==> flow/design.v <==
`timescale 1ns/1ns
module MIPS(input clk, rst,
	output [31:0] imem_addr, input [31:0] imem_data,
	output [31:0] dmem_addr, output [31:0] dmem_wdata, output dmem_we, input [31:0] dmem_rdata);
	wire Is_SV, MemtoReg, Reg_Write, Mem_Read, Mem_Write ,  Branch, ALUsrc, ld;
	wire [1:0] regDst, writeDst, Jump;
	wire [2:0] ALUOp;
	wire [3:0] ALUOperation;
	wire [5:0] func, opcode;
	Data_path DP(clk , rst  , MemtoReg , Reg_Write , Mem_Read, Mem_Write , Branch , ALUsrc ,  ld , regDst ,   writeDst , Jump , ALUOperation, func, opcode,
		imem_addr, imem_data, dmem_addr, dmem_wdata, dmem_we, dmem_rdata);
	controller CU(opcode , MemtoReg , Reg_Write , Mem_Read ,Mem_Write ,  Branch , ALUsrc , ld , regDst ,  writeDst , Jump , ALUOp);
	ALU_control ALU_CU(func , ALUOp , ALUOperation);
endmodule
`timescale 1ns/1ns
module Data_path (input clk , reset , MemtoReg , Reg_Write , Mem_Read, Mem_Write  , Branch , ALUsrc ,  ld ,input [1:0] regDst ,   writeDst , Jump , input[3:0] ALUOperation, output [5:0]func, opcode,
  output [31:0] imem_addr, input [31:0] imem_data, output [31:0] dmem_addr, output [31:0] dmem_wdata, output dmem_we, input [31:0] dmem_rdata);
  wire [31:0] adrToPC, PC_out, PC_inc_out, Extend_data, instruction, WritetoReg_data,
  high_out, low_out, write_data, Read_data1, Read_data2, Operand_data2, branch_data
  , Mem_read_value , shifted_ext , adr_inc_out , concated;
  wire [63:0] ALU_result;
  wire Zero;
  wire [4:0] write_reg;
  wire [27:0] shifted_inst;
  PC CUT_PC(clk , reset, adrToPC , PC_out);
  PC_inc CUT_PCinc(PC_out, PC_inc_out);
  Sign_extend CUT_SE(instruction[15:0] , Extend_data);
  assign imem_addr = PC_out;
  assign instruction = imem_data;
  Mux4to1_32bit CUT_mux4_32( WritetoReg_data , PC_inc_out, high_out , low_out , writeDst , write_data);
  Mux3to1_5bit CUT_mux3_5( instruction[20:16] , instruction[15:11], 5'b11111, regDst , write_reg);
  Register_file CUT_RF(clk , reset ,  instruction[25:21] , instruction[20:16] , write_reg , write_data , Reg_Write , Read_data1 ,Read_data2);
  Mux2to1_32bit CUT_mux2_32( Read_data2 ,Extend_data , ALUsrc , Operand_data2);
  Shl2_32 CUT_shl2(Extend_data , shifted_ext);
  address_inc CUT_inc_adr( PC_inc_out, shifted_ext , adr_inc_out);
  assign can_branch = Zero & Branch;
  Mux2to1_32bit CUT3_mux2_32( PC_inc_out , adr_inc_out ,can_branch , branch_data);
  Shl2_26 CUT2_shl2( instruction[25:0] , shifted_inst);
  assign concated = {PC_inc_out[31:28], shifted_inst};
  Mux3to1_32bit CUT2_mux3_32( branch_data , concated, Read_data1 , Jump, adrToPC);
  ALU_32bit CUT_ALU(Read_data1, Operand_data2 , ALUOperation , ALU_result, Zero);
  REG32 High(reset, clk, ld, ALU_result[63:32], high_out);
  REG32 Low(reset, clk, ld, ALU_result[31:0], low_out);
  assign dmem_addr = ALU_result[31:0];
  assign dmem_wdata = Read_data2;
  assign dmem_we = Mem_Write;
  assign Mem_read_value = dmem_rdata;
  Mux2to1_32bit CUT2_mux2_32( ALU_result[31:0] , Mem_read_value ,MemtoReg , WritetoReg_data);
  assign func = instruction[5:0];
  assign opcode = instruction[31:26];
 endmodule
module controller (input [5:0] opcode , output reg MemtoReg , Reg_Write , Mem_Read , Mem_Write ,  Branch , ALUsrc , ld ,output reg [1:0] regDst ,  writeDst , Jump , output reg  [2:0] ALUOp);
	parameter [5:0] R_TYPE = 6'b000000;
	parameter [5:0] ADD_IMEDIATE = 6'b000001;  
	parameter [5:0] SLT_IMEDIATE = 6'b000010;  
	parameter [5:0] LOAD_WORD = 6'b000011;  
	parameter [5:0] SAVE_WORD = 6'b000100;  
	parameter [5:0] BRANCH_EQUAL = 6'b000101;  
	parameter [5:0] JUMP = 6'b000110;  
	parameter [5:0] JUMP_REG = 6'b000111;  
	parameter [5:0] JUMP_AND_LINK = 6'b001000;  
	always @ (*)
	begin 
		{MemtoReg , Reg_Write , Mem_Read , Branch , ALUsrc , ld, regDst , writeDst , Mem_Write ,  Jump , ALUOp} = 16'b0;
		Mem_Write = 1'b0;
		case (opcode)
		R_TYPE: begin  
			{regDst, Reg_Write, ALUsrc, MemtoReg, writeDst, Jump} = 9'b011000000;
			ALUOp = 3'b101;
		end
		ADD_IMEDIATE: begin  
			{regDst, Reg_Write, ALUsrc, MemtoReg, writeDst, Jump} = 9'b001100000;
			ALUOp = 3'b000;
		end
		SLT_IMEDIATE: begin  
			{regDst, Reg_Write, ALUsrc, MemtoReg, writeDst, Jump} = 9'b001100000;
			ALUOp = 3'b011;
		end	
		LOAD_WORD: begin  
			{regDst, MemtoReg, Reg_Write, Mem_Read, ALUsrc, writeDst, Jump} = 10'b0011110000;
			ALUOp = 3'b000;
			end	
		SAVE_WORD:begin  
			{ALUsrc, Mem_Write ,Jump} = 4'b1100;
			ALUOp = 3'b000;
			end
		BRANCH_EQUAL:begin  
			{Branch, Jump} = 3'b100;
			ALUOp = 3'b001;
		end
		JUMP:begin  
			{Jump} = 2'b01;
			end	
		JUMP_AND_LINK:begin  
			{Reg_Write, regDst, writeDst, Jump} = 7'b1100101;
			end
		JUMP_REG:begin  
			{Jump} = 2'b10;
			end		
		endcase
	end
endmodule 
module ALU_control(input [5:0] func , input [2:0] ALUop , output reg [3:0] ALUoperation);  
always @ (*)
	begin 
	  ALUoperation = 4'b0000;
	  case(ALUop)
	    0: ALUoperation = 4'b0000;  
	    1: ALUoperation = 4'b0111;  
	    2: ALUoperation = 4'b1000;  
	    3: ALUoperation = 4'b0110;  
	    4: ALUoperation = 4'b0010;  
	    5: case(func)
	         0: ALUoperation = 4'b0000;  
	         1: ALUoperation = 4'b0001;  
	         2: ALUoperation = 4'b0011;  
	         3: ALUoperation = 4'b0100;  
	         4: ALUoperation = 4'b0101;  
	         5: ALUoperation = 4'b0110;  
	         default: ALUoperation = 4'b0000;
	         endcase
	    default: ALUoperation = 4'b0000;
	     endcase
  end
endmodule
module ALU_32bit( input [31:0] In1 ,In2 , input [3:0] ALU_Sel ,output [63:0] Out, output Zero);
  reg [63:0] ALU_Result;
  reg temp_zero;
  always @(*)
  begin
      ALU_Result = 64'b0;
      temp_zero = 1'b0;
      case(ALU_Sel)
      4'b0000:  
       ALU_Result = In1 + In2; 
      4'b0001:  
       ALU_Result = In1 - In2;
      4'b0011:  
       ALU_Result = In1 & In2;
      4'b0100:  
       ALU_Result = In1 | In2;
      4'b0101:  
       ALU_Result = In1 ^ In2;
      4'b0110:  
       ALU_Result = ( In1 < In2 ) ? 32'd1 : 32'd0;
      4'b0111:  
       temp_zero = ( In1 == In2 ) ? 1'd1 : 1'd0  ;
      4'b1000:  
       temp_zero =  ( In1 == In2 ) ? 1'd0 : 1'd1;
        default: ALU_Result = 64'b0 ; 
      endcase
  end
  assign Out = ALU_Result;
  assign Zero = temp_zero;
endmodule
`timescale 1ns/1ns
module Register_file ( input clk, reset , input [4:0] Read_reg1 , Read_reg2 , write_reg ,  input [31:0] write_data , input reg_write ,output [31:0] Read_data1 ,Read_data2 );
	reg [31:0] Reg_data [0:31];
 	wire [31:0] test;
	assign test = Reg_data[9];
	integer i;
	assign Read_data1 = Reg_data[Read_reg1];
	assign Read_data2 = Reg_data[Read_reg2];
	always @ (posedge clk)
	begin 
		if ( reset )
			begin
				for ( i=0 ; i < 32 ; i = i+1)
					Reg_data [i] <= 0;
			end
		else 
			begin 
				if ( reg_write )
					if ( write_reg != 5'b0 )
						Reg_data[write_reg] <= write_data;
					else
					  Reg_data[write_reg] <= Reg_data[write_reg];
			end
	end
endmodule
`timescale 1ns/1ns
module REG32(input rst, clk, ld, input [31:0]data, output reg [31:0]out);
  always @(posedge clk) begin
      if(rst) out<=32'b0;
      else if(ld==1) out<=data;
      else out<=out;
  end
endmodule
`timescale 1ns/1ns
module PC(input clk , reset,  input [31:0] PC , 	output reg [31:0] PC_out);
	always @(posedge clk) begin
		if (reset)
			PC_out <=32'b0;
		else 
			PC_out <= PC;
	end
endmodule
module PC_inc ( input [31:0] PC , output [31:0] PC_inc_out);
	assign PC_inc_out = PC + 4;
endmodule
module address_inc( input [31:0] In1 , In2 , output [31:0] adr_inc_out);
	assign adr_inc_out = In1 + In2;
endmodule	
module Mux2to1_32bit( input [31:0] In1 , In2 ,input Sel , output [31:0]Out);
	assign Out = (Sel == 1'b0) ? In1 : 
	             (Sel == 1'b1) ? In2 : 32'bx;
endmodule
module Mux3to1_5bit( input [4:0] In1 , In2, In3 , input [1:0]Sel , output [4:0]Out);
	assign Out = (Sel == 2'b00) ? In1 : 
	             (Sel == 2'b01) ? In2 : 
	             (Sel == 2'b10) ? In3 : 5'bx;
endmodule
module Mux3to1_32bit( input [31:0] In1 , In2, In3 , input [1:0]Sel , output [31:0]Out);
	assign Out = (Sel == 2'b00) ? In1 : 
	             (Sel == 2'b01) ? In2 : 
	             (Sel == 2'b10) ? In3 : 32'bx;
endmodule
module Mux4to1_32bit( input [31:0] In1 , In2, In3 , In4 , input [1:0]Sel , output [31:0]Out);
	assign Out = (Sel == 2'b00) ? In1 : 
	             (Sel == 2'b01) ? In2 : 
	             (Sel == 2'b10) ? In3 : 
	             (Sel == 2'b11) ? In4 : 32'bx;
endmodule
module Sign_extend ( input [15:0] In , output reg [31:0] Out);
	integer i;
	always @ (*)
	begin 
		for ( i=16 ; i<32 ; i = i+1 )
		begin 
			Out [i] = In[15];
			Out [i-16] = In[i-16];
		end
	end
endmodule
module Shl2_32(input [31:0] In , 	output [31:0] Out);
    assign Out = {In[29:0], 2'b00};
endmodule
module Shl2_26(input [25:0] In , 	output [27:0] Out);
    assign Out = {In, 2'b00};
endmodule
# ---- From RTL to reports: MIPS
# The steps from the RTL of MIPS to its reports follow in flow order.
# Lines are those of the file above, counted from 1.
# Operators: Yosys type, input widths -> output width; for muxes data width and select width s.
# Cell names lack the library's common part.
# A cell with n/a has no value.
dict set report design {
  top {MIPS}
  clk_port {clk}
  lib {sky130hd}
  corner {tt_025C_1v80}
}

# ---- After elaboration
# Yosys after proc, flatten, opt, wreduce and memory -nomap, before mapping. Memory bits, and registers merged into a memory's read port (data or address), are not among the register bits. Print and check cells are not counted. Equal cells are merged and count once.
# Memory sizes are those after Yosys's memory passes, which may raise the word count (mostly to a power of two), join words into wider ones and drop unused or constant bits.
dict set report bits {
  ram_bits 1024
  elab_cells 81
  romBits 224
  output_inout_bits 97
  in_bits 66
  reg_bits 32
  memories 2
}
dict set report op_classes {
  n_eq 26
  reduce_logical 7
  logic 5
  cmp 1
  add_sub_neg 4
  mux 35
}
# name words word_bits line_no
set memory_table {}
lappend memory_table {DP.CUT_RF.Reg_data 32 32 158} ;# reg [31:0] Reg_data [0:31];
lappend memory_table {{(no name shown)} 16 14 66} ;# case (opcode)
# operator count
set ops {}
lappend ops {{$mux 32} 17}
lappend ops {{$pmux 32 s6} 1}
lappend ops {{$add 32x32->32} 2}
lappend ops {{$add 32x3->32 const B} 1}
lappend ops {{$sub 32x32->32} 1}
lappend ops {{$lt 32x32->1} 1}
lappend ops {{$eq 32x32->1} 1}
lappend ops {{$and 32x32->32} 1}
lappend ops {{$or 32x32->32} 1}
lappend ops {{$xor 32x32->32} 1}
lappend ops {{$pmux 4 s5} 1}
lappend ops {{$eq 4x3->1 const B} 4}
lappend ops {{$pmux 3 s5} 1}
lappend ops {{$mux 15} 1}
lappend ops {{$mux 5} 3}
lappend ops {{$eq 6x2->1 const B} 2}
lappend ops {{$eq 6x3->1 const B} 2}
lappend ops {{$mux 1} 10}
lappend ops {{$eq 2x2->1 const B} 4}
lappend ops {{$logic_not 2->1} 4}
lappend ops {{$eq 2x1->1 const B} 3}
lappend ops {{$eq 3x2->1 const B} 2}
lappend ops {{$eq 3x3->1 const B} 2}
lappend ops {{$eq 6x1->1 const B} 1}
lappend ops {{$reduce_bool 5->1} 1}
lappend ops {{$eq 4x1->1 const B} 1}
lappend ops {{$eq 4x2->1 const B} 1}
lappend ops {{$eq 4x4->1 const B} 1}
# Not listed: further kinds 7, cells in them 7.

# ---- Depth
# Depth = most cells in a row (Yosys ltp): at word level without a register or memory, in the mapped netlist without a sequential cell, where the memories' decode and read muxes count.
dict set report depth {
  word_depth 12
  abc_area 0
  depth_mapped 29
  ltp_nobuf 21
}

# ---- After synthesis
# Yosys stat after the flow's synthesis: flattened, memories mapped to cells. It holds for the ABC_AREA given above (unset counts as 0); a run with the other value may have another netlist.
# Totals and module areas in this step are rounded.
dict set report synth_totals {
  ff_cells 1056
  stdcells 4894
  buffers 428
  mapped_area_mm2 0.062
  sequential_area_mm2 0.031
}
# type count area_total_um2
set by_type {}
lappend by_type {edfxtp_1 1024 3.07E+04}
lappend by_type {mux4_2 548 1.23E+04}
lappend by_type {nor2_1 1141 4.28E+03}
lappend by_type {mux2i_1 170 1.7E+03}
lappend by_type {ha_1 124 1.55E+03}
lappend by_type {clkbuf_1 342 1.28E+03}
lappend by_type {a21oi_1 199 995.955}
lappend by_type {a22oi_1 96 720.691}
lappend by_type {nand2_1 187 701.923}
lappend by_type {dfxtp_1 32 640.614}
lappend by_type {o21ai_0 126 630.605}
lappend by_type {mux2_2 46 517.997}
lappend by_type {inv_1 121 454.186}
lappend by_type {nand2b_1 55 344.08}
lappend by_type {xnor2_1 34 297.786}
lappend by_type {o21bai_1 37 277.766}
lappend by_type {xor2_1 28 245.235}
lappend by_type {nand3_1 47 235.226}
# Not listed: further types 79, cells in them 537.
# By module: a second synthesis without flattening, with its own total; a netlist apart from the flattened one above.
dict set report unflattened {
  cells_unflattened 6450
  hier_area_mm2 0.071
}
# Each row is one instance without its submodules.
# module mod_area_mm2 seq_area_mm2 n_cells n_inst
set by_module {}
lappend by_module {Register_file 0.056 0.031 4605 1}
lappend by_module {ALU_32bit 0.0053 0 818 1}
lappend by_module {REG32 0.0012 0.00064 103 2}
lappend by_module {address_inc 0.0017 0 243 1}
lappend by_module {Mux2to1_32bit 0.00054 0 36 3}
lappend by_module {PC 0.00086 0.00064 67 1}
lappend by_module {Mux4to1_32bit 0.00081 0 39 1}
lappend by_module {Mux3to1_32bit 0.00071 0 107 1}
lappend by_module {PC_inc 0.00058 0 83 1}
lappend by_module {Shl2_32 0.00024 0 33 1}
lappend by_module {Sign_extend 0.00024 0 32 1}
lappend by_module {Shl2_26 0.00021 0 29 1}
lappend by_module {controller 0.00021 0 30 1}
lappend by_module {ALU_control 0.00012 0 18 1}
# Modules not listed: 3.

# ---- Timing after synthesis
# Path of least setup slack by OpenSTA after synthesis, without wires, with an ideal clock, recovery checks aside; 20% of the period is set as input and as output delay. Where synthesis merged equal registers, the netlist keeps one of their names.
dict set report synth_path {
  kind {input to output}
  from {input imem_data[21]}
  to {output dmem_addr[12]}
  tclk_ns 10.5
  input_delay_ns 2.100
  path_buffers 4
  required_ns 8.400
  slack_ns 1.264
  output_delay_ns 2.100
  delay_ns 5.036
  t_arrival_ns 7.136
  t_first_pin_ns 2.100
  stages 15
  synth_period_reached_ns 9.236
}
# "delay_ns" is the arrival time less input delay plus setup time.
# A path that ends at an output port has no setup time.
# "stages": output pins that drive a net of the path, with the launching flip-flop's if there is one; two outputs of one cell count as two.
# "synth_period_reached_ns" is the clock period less the worst setup slack; recovery checks do not enter. This is arithmetic on one report: input and output delays are still those of the set period (20% each).
# Between the ends stands the longest chain of elaborated cells between them, by number of cells; it is not shown to be the way that was timed. Of several equally long chains one is given.
# A line is the first line of the expression or statement that the cell stems from. Yosys adds cells for indexed reads and writes and turns some case tables into memories.
# A memory read counts as a cell of the chain, while the word-level depth stops at memories.
dict set report synth_via {
  cell_sequence {buf_2 -> clkbuf_1 -> buf_1 -> clkbuf_1 -> mux4_2 -> mux4_2 -> mux2i_1 -> ha_1 -> inv_1 -> fa_1 -> a31o_2 -> a31o_2 -> a2111o_1 -> a221o_1 -> a221o_1}
  elab_chain_len 3
  cone_cells 7
  lines_between 7
  classes_between {2 x add/sub; 1 x mux; 3 x logic; 1 x memory}
}
# item line_no
set synth_lines {}
lappend synth_lines {{start: declaration} 3} ;# output [31:0] imem_addr, input [31:0] imem_data,
lappend synth_lines {{$mem_v2 32x32} 158} ;# reg [31:0] Reg_data [0:31];
lappend synth_lines {{$sub 32x32->32} 137} ;# ALU_Result = In1 - In2;
lappend synth_lines {{$pmux 32 s6} 133} ;# case(ALU_Sel)
lappend synth_lines {{end: declaration} 4} ;# output [31:0] dmem_addr, output [31:0] dmem_wdata, output dmem_we, input [31:0] dmem_rdata);

# ---- Worst path after layout
# From the final timing report of job 1: the path of least setup slack in the routed layout; clock arrival at registers is part of the times.
dict set report layout_path {
  kind {input to output}
  from {input imem_data[21]}
  to {output dmem_addr[22]}
  t_arrival_ns 8.02
  tclk_ns 10.4
  t_first_pin_ns 2.08
  required_ns 8.32
  slack_ns 0.30
  stages 18
  output_delay_ns 2.08
  path_buffers 5
  input_delay_ns 2.08
}
# Between the ends stands the longest chain of elaborated cells between them, by number of cells; it is not shown to be the way that was timed. Of several equally long chains one is given.
# A memory read counts as a cell of the chain, while the word-level depth stops at memories.
dict set report layout_via {
  cell_sequence {buf_8 -> buf_4 -> mux4_2 -> mux4_2 -> mux2_2 -> ha_1 -> inv_1 -> a21oi_1 -> o21ai_0 -> a221oi_1 -> nand2b_1 -> o21ai_0 -> buf_4 -> o21ai_0 -> buf_4 -> nor3_1 -> a2111o_1 -> clkdlybuf4s50_1}
  elab_chain_len 3
  cone_cells 7
  lines_between 7
  classes_between {2 x add/sub; 1 x mux; 3 x logic; 1 x memory}
}
# item line_no
set layout_lines {}
lappend layout_lines {{start: declaration} 3} ;# output [31:0] imem_addr, input [31:0] imem_data,
lappend layout_lines {{$mem_v2 32x32} 158} ;# reg [31:0] Reg_data [0:31];
lappend layout_lines {{$sub 32x32->32} 137} ;# ALU_Result = In1 - In2;
lappend layout_lines {{$pmux 32 s6} 133} ;# case(ALU_Sel)
lappend layout_lines {{end: declaration} 4} ;# output [31:0] dmem_addr, output [31:0] dmem_wdata, output dmem_we, input [31:0] dmem_rdata);

Subject: flow runs of MIPS

Hi,

Stored flow runs of MIPS (2 of them; Yosys, OpenROAD, sky130hd). They differ in their settings and are not a sequence. Constraints: input delay and output delay 20% of the set period each, output load 0.01 pF.
"achieved_clock_period_ns" = clock period - worst setup slack. The figure is calculated, with input and output delays left at 20% of the set period.
"timing.worst_path_ns" means the part of the period allowed to the worst setup path (the constraints hold back 20% at inputs and 20% at outputs) less its slack; where the path has registers, the arrival times of their clocks count too.
"final_power_mw" rests on the timing tool's default activity at the inputs, not on a simulated workload.
Results are given in rounded form.

[flow] job 1: files
==> flow/run.sh <==
#!/bin/bash
# the make line also repeats the synthesis and layout settings of config.mk as NAME=value (left out here)
make -C /OpenROAD-flow-scripts/flow DESIGN_CONFIG=/design/flow/config.mk WORK_HOME=/design/flow/orfs CLKGATE_MAP_FILE= finish
==> flow/config.mk <==
export PLATFORM = sky130hd
export DESIGN_NAME = MIPS
export DESIGN_NICKNAME = MIPS
export VERILOG_FILES = /design/flow/design.v
export SDC_FILE = /design/flow/constraint.sdc
export NUM_CORES = 4
export LEC_CHECK = 0
export CAP_MARGIN = 20
export CORE_MARGIN = 2
export CORE_UTILIZATION = 55
export SLEW_MARGIN = 20
==> flow/constraint.sdc <==
create_clock -name core_clock -period 10.4 [get_ports {clk}]
set_input_delay 2.0800 -clock core_clock [delete_from_list [all_inputs] [get_ports {clk}]]
set_output_delay 2.0800 -clock core_clock [all_outputs]
set_load 0.01 [all_outputs]

[flow] job 1: metrics
[metrics] yosys.chip_area_mm2 = 0.062
[metrics] worst_setup_slack_ns = 0.30
[metrics] final_power_mw = 12
[metrics] fin_hold_ws_ns = 0.57
[metrics] tns_setup_ns = 0.000
[metrics] timing.worst_path_ns = 5.94
[metrics] worst_path_kind = input to output
[metrics] post_route_util_pct = 63
[metrics] layout_stdcell_area_mm2 = 0.07
[metrics] dieArea_mm2 = 0.12
[metrics] achieved_clock_period_ns = 10.098

[flow] job 2: files
==> flow/run.sh <==
#!/bin/bash
# the make line also repeats the synthesis and layout settings of config.mk as NAME=value (left out here)
make -C /OpenROAD-flow-scripts/flow DESIGN_CONFIG=/design/flow/config.mk WORK_HOME=/design/flow/orfs CLKGATE_MAP_FILE= finish
==> flow/config.mk <==
export PLATFORM = sky130hd
export DESIGN_NAME = MIPS
export DESIGN_NICKNAME = MIPS
export VERILOG_FILES = /design/flow/design.v
export SDC_FILE = /design/flow/constraint.sdc
export NUM_CORES = 4
export LEC_CHECK = 0
export CAP_MARGIN = 20
export CORE_ASPECT_RATIO = 0.5
export CORE_MARGIN = 2
export CORE_UTILIZATION = 40
export MAX_ROUTING_LAYER = met4
export SLEW_MARGIN = 20
==> flow/constraint.sdc <==
create_clock -name core_clock -period 10.5 [get_ports {clk}]
set_input_delay 2.1000 -clock core_clock [delete_from_list [all_inputs] [get_ports {clk}]]
set_output_delay 2.1000 -clock core_clock [all_outputs]
set_load 0.01 [all_outputs]

[flow] job 2: metrics
[metrics] tns_setup_ns = 0.000
[metrics] timing.worst_path_ns = 6.06
[metrics] worst_path_kind = input to output
[metrics] layout_stdcell_area_mm2 = 0.071
[metrics] post_route_util_pct = 46
[metrics] fin_hold_ws_ns = 0.59
[metrics] dieArea_mm2 = 0.16
[metrics] final_power_mw = 12
[metrics] yosys.chip_area_mm2 = 0.062
[metrics] worst_setup_slack_ns = 0.24
[metrics] achieved_clock_period_ns = 10.257

Regards
